==> flow/design.v <==
`timescale 1ns / 100ps
module Cordic(clk,rst,phase_step,xin,yin,xout,yout);
parameter IN_WIDTH	= 16; 
parameter EXTRA_BITS	= 6; 
localparam WI			= IN_WIDTH;
localparam WXY			= IN_WIDTH+EXTRA_BITS; 
localparam STG			= WXY; 
input clk;
input rst; 
input signed  [31:0]    phase_step; 
input signed  [WI-1:0]  xin,yin;
output signed [WXY-1:0] xout,yout;
wire signed [31:0] atan_table [0:31];
                 assign atan_table[00] = 32'b0010_0000_0000_0000_0000_0000_0000_0000;
						assign atan_table[01] = 32'b0001_0010_1110_0100_0000_0101_0001_1110;
						assign atan_table[02] = 32'b0000_1001_1111_1011_0011_1000_0101_1011;
						assign atan_table[03] = 32'b0000_0101_0001_0001_0001_0001_1101_0100;
						assign atan_table[04] = 32'b0000_0010_1000_1011_0000_1101_0100_0011;
						assign atan_table[05] = 32'b0000_0001_0100_0101_1101_0111_1110_0001;
						assign atan_table[06] = 32'b0000_0000_1010_0010_1111_0110_0001_1110;
						assign atan_table[07] = 32'b0000_0000_0101_0001_0111_1100_0101_0101;
						assign atan_table[08] = 32'b0000_0000_0010_1000_1011_1110_0101_0011;
						assign atan_table[09] = 32'b0000_0000_0001_0100_0101_1111_0010_1111;
						assign atan_table[10] = 32'b0000_0000_0000_1010_0010_1111_1001_1000;
						assign atan_table[11] = 32'b0000_0000_0000_0101_0001_0111_1100_1100;
						assign atan_table[12] = 32'b0000_0000_0000_0010_1000_1011_1110_0110;
						assign atan_table[13] = 32'b0000_0000_0000_0001_0100_0101_1111_0011;
						assign atan_table[14] = 32'b0000_0000_0000_0000_1010_0010_1111_1010;
						assign atan_table[15] = 32'b0000_0000_0000_0000_0101_0001_0111_1101;
						assign atan_table[16] = 32'b0000_0000_0000_0000_0010_1000_1011_1110;
						assign atan_table[17] = 32'b0000_0000_0000_0000_0001_0100_0101_1111;
						assign atan_table[18] = 32'b0000_0000_0000_0000_0000_1010_0011_0000;
						assign atan_table[19] = 32'b0000_0000_0000_0000_0000_0101_0001_1000;
						assign atan_table[20] = 32'b0000_0000_0000_0000_0000_0010_1000_1100;
						assign atan_table[21] = 32'b0000_0000_0000_0000_0000_0001_0100_0110;
						assign atan_table[22] = 32'b0000_0000_0000_0000_0000_0000_1010_0011;
						assign atan_table[23] = 32'b0000_0000_0000_0000_0000_0000_0101_0001;
						assign atan_table[24] = 32'b0000_0000_0000_0000_0000_0000_0010_1001;
						assign atan_table[25] = 32'b0000_0000_0000_0000_0000_0000_0001_0100;
						assign atan_table[26] = 32'b0000_0000_0000_0000_0000_0000_0000_1010;
						assign atan_table[27] = 32'b0000_0000_0000_0000_0000_0000_0000_0101;
						assign atan_table[28] = 32'b0000_0000_0000_0000_0000_0000_0000_0011;
						assign atan_table[29] = 32'b0000_0000_0000_0000_0000_0000_0000_0010;
						assign atan_table[30] = 32'b0000_0000_0000_0000_0000_0000_0000_0001;
						assign atan_table[31] = 32'b0000_0000_0000_0000_0000_0000_0000_0000;
reg signed [WXY-1:0] X [0:STG-1];
reg signed [WXY-1:0] Y [0:STG-1];
reg signed [31:0]    Z [0:STG-1]; 
reg [31:0] phase_acc;
wire [1:0]  quadrant = phase_acc [31:30]; 
wire signed [WI-1:0] nxin,nyin;
assign nxin = -xin;
assign nyin = -yin;
always @(posedge clk)
	begin
		case(quadrant)
			2'b00,2'b11: 
				begin  
					X[0] <= {xin[WI-1],xin}<<{EXTRA_BITS-1};
					Y[0] <= {yin[WI-1],yin}<<{EXTRA_BITS-1};
					Z[0] <= phase_acc ;
				end
			2'b01:
				begin
					X[0] <= {nyin[WI-1],nyin}<<{EXTRA_BITS-1};
					Y[0] <= {xin[WI-1],xin}<<{EXTRA_BITS-1};
					Z[0] <= {2'b00,phase_acc[29:0]}; 
				end
			2'b10:
				begin
					X[0] <= {yin[WI-1],yin}<<{EXTRA_BITS-1};
					Y[0] <= {nxin[WI-1],nxin}<<{EXTRA_BITS-1};
					Z[0] <= {2'b11,phase_acc[29:0]};
				end
			default:;
		endcase
		if(rst) phase_acc<=32'd0; else phase_acc<=phase_acc+phase_step;
	end
genvar i;
generate
	for(i=0;i<(STG-1);i=i+1)
	begin:ITERATION
	wire z_sign;
	wire signed [WXY-1:0] x_shr,y_shr;
	assign x_shr=X[i]>>>i;
	assign y_shr=Y[i]>>>i;
	assign z_sign=Z[i][31];
	always @ (posedge clk)
			begin
				X[i+1] <= z_sign?(X[i]+y_shr):(X[i]-y_shr);
				Y[i+1] <= z_sign?(Y[i]-x_shr):(Y[i]+x_shr);
				Z[i+1] <= z_sign?(Z[i]+atan_table[i]):(Z[i]-atan_table[i]);
				end
	end
endgenerate
assign xout	=	X[STG-1];
assign yout	=	Y[STG-1];
endmodule
---- Reports on Cordic ----
What the tools print for Cordic, step after step.
Lines are those of the file above, counted from 1.
Operators: Yosys type, input widths -> output width; for muxes data width and select width s.
A cell with - has no value.
set-up
  top ..................................... Cordic
  clock input ............................. clk
  standard-cell library ................... sky130hd
  library corner .......................... tt_025C_1v80

---- Word level ----
Source: Yosys, flattened and elaborated. Widths are those after wreduce; folded enables and synchronous resets count as part of the registers. Registers that Yosys merges into a memory's read port (data or address) are not register bits. Print and check cells do not count. Equal cells are merged and count once.
operators by class
  eq/ne operators ......................... 3
  add/sub/neg operators ................... 126
  muxes and demuxes ....................... 65
  reduce/logical cells .................... 2
operator list
  operator        count
  $mux 22         42
  $mux 32         20
  $pmux 22 s3     2
  $pmux 32 s3     1
  $add 22x10->22  2
  $sub 22x10->22  2
  $add 22x11->22  2
  $sub 22x11->22  2
  $add 22x12->22  2
  $sub 22x12->22  2
  $add 22x13->22  2
  $sub 22x13->22  2
  $add 22x14->22  2
  $sub 22x14->22  2
  $add 22x15->22  2
  $sub 22x15->22  2
  $add 22x16->22  2
  $sub 22x16->22  2
  $add 22x17->22  2
  $sub 22x17->22  2
  $add 22x18->22  2
  $sub 22x18->22  2
  $add 22x19->22  2
  $sub 22x19->22  2
  $add 22x2->22   2
  $sub 22x2->22   2
  $add 22x20->22  2
  $sub 22x20->22  2
Other operator kinds: 64; their cells: 83.
storage and ports
  output and inout port bits .............. 44
  cells after elaboration ................. 262
  bits in registers ....................... 1672
  bits of input ports ..................... 66

---- Logic depth ----
Yosys ltp: most cells in a row. Word level: on the elaborated netlist, between registers, memories and ports. Mapped: between sequential cells and ports; inverters and the memories' decode and read muxes count.
depth
  depth after elaboration ................. 3
  ABC_AREA ................................ 0
  depth in mapped cells ................... 20
  depth with buffers taken out ............ 19

---- Netlist ----
The flow's flattened synthesis, as Yosys stat reports it; memories are mapped. The netlist is that of the ABC_AREA named above (0 if unset); the other value can give another one.
Totals and module areas in this step are rounded.
cells by type
  cell type                  count  total area (um^2)
  sky130_fd_sc_hd__dfxtp_1   1598   3.2E+04
  sky130_fd_sc_hd__ha_1      1596   2E+04
  sky130_fd_sc_hd__xnor2_1   1120   9.81E+03
  sky130_fd_sc_hd__a21oi_1   1338   6.7E+03
  sky130_fd_sc_hd__a21o_1    623    4.68E+03
  sky130_fd_sc_hd__xor2_1    516    4.52E+03
  sky130_fd_sc_hd__nor2_1    930    3.49E+03
  sky130_fd_sc_hd__o21ai_0   596    2.98E+03
  sky130_fd_sc_hd__inv_1     645    2.42E+03
  sky130_fd_sc_hd__nand2_1   588    2.21E+03
  sky130_fd_sc_hd__o21a_1    214    1.61E+03
  sky130_fd_sc_hd__nor3_1    303    1.52E+03
  sky130_fd_sc_hd__o21bai_1  194    1.46E+03
  sky130_fd_sc_hd__nand2b_1  199    1.24E+03
  sky130_fd_sc_hd__fa_1      59     1.18E+03
  sky130_fd_sc_hd__nor2b_1   189    1.18E+03
  sky130_fd_sc_hd__nand3_1   208    1.04E+03
  sky130_fd_sc_hd__a211oi_1  97     728.198
Other cell types: 78; their cells: 1565.
mapped netlist
  flip-flops .............................. 1598
  cells in the netlist .................... 12578
  mapped area ............................. 0.11 mm^2

---- Path before layout ----
Source: OpenSTA report_checks on the synthesized netlist (no wires, ideal clock, input and output delay 20% of the period each), path of least setup slack; recovery checks are left aside. Register names are those of the netlist, which keeps one name where synthesis merged equal registers.
timing path after synthesis
  path kind ............................... reg2reg
  from .................................... register Z[17][31]
  to ...................................... register X[18][20]
  time at the first pin ................... 0 ps
  period .................................. 5000 ps
  data arrival time ....................... 4121 ps
  required time ........................... 4928 ps
  library setup time ...................... 72 ps
  path buffers ............................ 2
  stages on the path ...................... 17
  path slack .............................. 807 ps
  delay of the path ....................... 4193 ps
  period reached after synthesis .......... 4193 ps
"delay of the path" = arrival - input delay + setup time.
"stages on the path" counts driving pins, that of a launching flip-flop among them; a cell with two outputs on the path counts twice.
"period reached after synthesis" is the clock period less the worst setup slack; recovery checks do not enter. This is arithmetic on one report: input and output delays are still those of the set period (20% each).
The rows between start and end are the longest chain of elaborated cells between them; the timing report does not say that the signal goes this way. Where chains are equally long, one stands for them.
A line is the first line of the expression or statement that the cell stems from. Yosys adds cells for indexed reads and writes and turns some case tables into memories.
between the ends, after synthesis
  cells stage by stage .................... sky130_fd_sc_hd__dfxtp_1 -> sky130_fd_sc_hd__clkbuf_1 -> sky130_fd_sc_hd__inv_1 -> sky130_fd_sc_hd__clkbuf_1 -> sky130_fd_sc_hd__nor2_1 -> sky130_fd_sc_hd__a21oi_1 -> sky130_fd_sc_hd__ha_1 -> sky130_fd_sc_hd__a21o_1 -> sky130_fd_sc_hd__a21o_1 -> sky130_fd_sc_hd__a21o_1 -> sky130_fd_sc_hd__o311ai_2 -> sky130_fd_sc_hd__a21oi_1 -> sky130_fd_sc_hd__o31a_1 -> sky130_fd_sc_hd__a311o_1 -> sky130_fd_sc_hd__a31o_1 -> sky130_fd_sc_hd__a21oi_1 -> sky130_fd_sc_hd__xnor2_1
  length of the longest elaborated chain .. 1
  elaborated cells on any way between the ends .. 1
  source lines of those cells ............. 1
  classes of those cells .................. mux (1)
ends and longest elaborated chain, after synthesis
  element        RTL line  RTL
  from (decl)    48        reg signed [31:0]    Z [0:STG-1];
  from (assign)  92        Z[i+1] <= z_sign?(Z[i]+atan_table[i]):(Z[i]-atan_table[i]);
  $mux 22        90        X[i+1] <= z_sign?(X[i]+y_shr):(X[i]-y_shr);
  to (assign)    90
  to (decl)      46        reg signed [WXY-1:0] X [0:STG-1];

---- Path in the finished layout ----
Path of least setup slack in the final report of job 1 (OpenROAD, finished layout, wires in). Where an end is a register, its clock arrival counts in the times.
The path's times are printed in steps of 10 ps; the period is the one set.
timing path after layout
  path kind ............................... reg2reg
  from .................................... register Y[11][11]
  to ...................................... register X[12][20]
  library setup time ...................... 70 ps
  stages on the path ...................... 15
  data arrival time ....................... 4840 ps
  path slack .............................. 190 ps
  time at the first pin ................... 880 ps
  period .................................. 4280 ps
  required time ........................... 5040 ps
  path buffers ............................ 0
The rows between start and end are the longest chain of elaborated cells between them; the timing report does not say that the signal goes this way. Where chains are equally long, one stands for them.
between the ends, after layout
  cells stage by stage .................... sky130_fd_sc_hd__dfxtp_1 -> sky130_fd_sc_hd__inv_1 -> sky130_fd_sc_hd__ha_1 -> sky130_fd_sc_hd__mux2_2 -> sky130_fd_sc_hd__fa_1 -> sky130_fd_sc_hd__a211oi_1 -> sky130_fd_sc_hd__o21ai_1 -> sky130_fd_sc_hd__a31oi_1 -> sky130_fd_sc_hd__a2bb2oi_2 -> sky130_fd_sc_hd__a21oi_1 -> sky130_fd_sc_hd__a41o_1 -> sky130_fd_sc_hd__or4_1 -> sky130_fd_sc_hd__a31o_1 -> sky130_fd_sc_hd__a21oi_1 -> sky130_fd_sc_hd__xnor2_1
  length of the longest elaborated chain .. 2
  elaborated cells on any way between the ends .. 3
  source lines of those cells ............. 1
  classes of those cells .................. add/sub (2); mux (1)
ends and longest elaborated chain, after layout
  element         RTL line  RTL
  from (decl)     47        reg signed [WXY-1:0] Y [0:STG-1];
  from (assign)   91        Y[i+1] <= z_sign?(Y[i]-x_shr):(Y[i]+x_shr);
  $sub 22x11->22  90        X[i+1] <= z_sign?(X[i]+y_shr):(X[i]-y_shr);
  $mux 22         90
  to (assign)     90
  to (decl)       46        reg signed [WXY-1:0] X [0:STG-1];

==> runs of Cordic <==
Measured data: module Cordic, platform sky130hd, 2 stored runs of the flow under differing settings, order arbitrary. Input and output delays are each 20% of the period that was set; the output load is 0.01 pF.
"clock period reached" means the clock period less the worst setup slack. The figure is calculated, with input and output delays left at 20% of the set period.
Results are given in rounded form.

======== job 1 ========
==> flow/run.sh <==
#!/bin/bash
# the make line also repeats the synthesis and layout settings of config.mk as NAME=value (left out here)
make -C /OpenROAD-flow-scripts/flow DESIGN_CONFIG=/design/flow/config.mk WORK_HOME=/design/flow/orfs CLKGATE_MAP_FILE= finish
==> flow/config.mk <==
export PLATFORM = sky130hd
export DESIGN_NAME = Cordic
export DESIGN_NICKNAME = Cordic
export VERILOG_FILES = /design/flow/design.v
export SDC_FILE = /design/flow/constraint.sdc
export NUM_CORES = 4
export LEC_CHECK = 0
export CAP_MARGIN = 20
export CORE_MARGIN = 2
export CORE_UTILIZATION = 40
export SLEW_MARGIN = 20
==> flow/constraint.sdc <==
create_clock -name core_clock -period 4.28 [get_ports {clk}]
set_input_delay 0.8560 -clock core_clock [delete_from_list [all_inputs] [get_ports {clk}]]
set_output_delay 0.8560 -clock core_clock [all_outputs]
set_load 0.01 [all_outputs]

-------- measured, job 1 --------
  clock period reached .................... 4088 ps
  post-layout utilization ................. 44.9%
  standard-cell area after routing ........ 0.123 mm^2
  setup slack of the worst path ........... 192 ps
  sum of negative setup slack ............. 0 ps
  area of the die ......................... 0.28 mm^2
  synthesis area .......................... 0.11 mm^2

======== job 2 ========
==> flow/run.sh <==
#!/bin/bash
# the make line also repeats the synthesis and layout settings of config.mk as NAME=value (left out here)
make -C /OpenROAD-flow-scripts/flow DESIGN_CONFIG=/design/flow/config.mk WORK_HOME=/design/flow/orfs CLKGATE_MAP_FILE= finish
==> flow/config.mk <==
export PLATFORM = sky130hd
export DESIGN_NAME = Cordic
export DESIGN_NICKNAME = Cordic
export VERILOG_FILES = /design/flow/design.v
export SDC_FILE = /design/flow/constraint.sdc
export NUM_CORES = 4
export LEC_CHECK = 0
export ABC_AREA = 1
export CAP_MARGIN = 5
export CELL_PAD_IN_SITES_DETAIL_PLACEMENT = 0
export CELL_PAD_IN_SITES_GLOBAL_PLACEMENT = 3
export CORE_MARGIN = 2
export CORE_UTILIZATION = 40
export CTS_CLUSTER_DIAMETER = 51
export CTS_CLUSTER_SIZE = 18
export GPL_TIMING_DRIVEN = 0
export HOLD_SLACK_MARGIN = 0.28
export MIN_ROUTING_LAYER = met1
export PLACE_DENSITY_LB_ADDON = 0.27
export SETUP_SLACK_MARGIN = -0.23
export SLEW_MARGIN = 15
export TNS_END_PERCENT = 55
==> flow/constraint.sdc <==
create_clock -name core_clock -period 7.64 [get_ports {clk}]
set_input_delay 1.5280 -clock core_clock [delete_from_list [all_inputs] [get_ports {clk}]]
set_output_delay 1.5280 -clock core_clock [all_outputs]
set_load 0.01 [all_outputs]

-------- job 2 --------
  incomplete, placement halted on FLW-0024
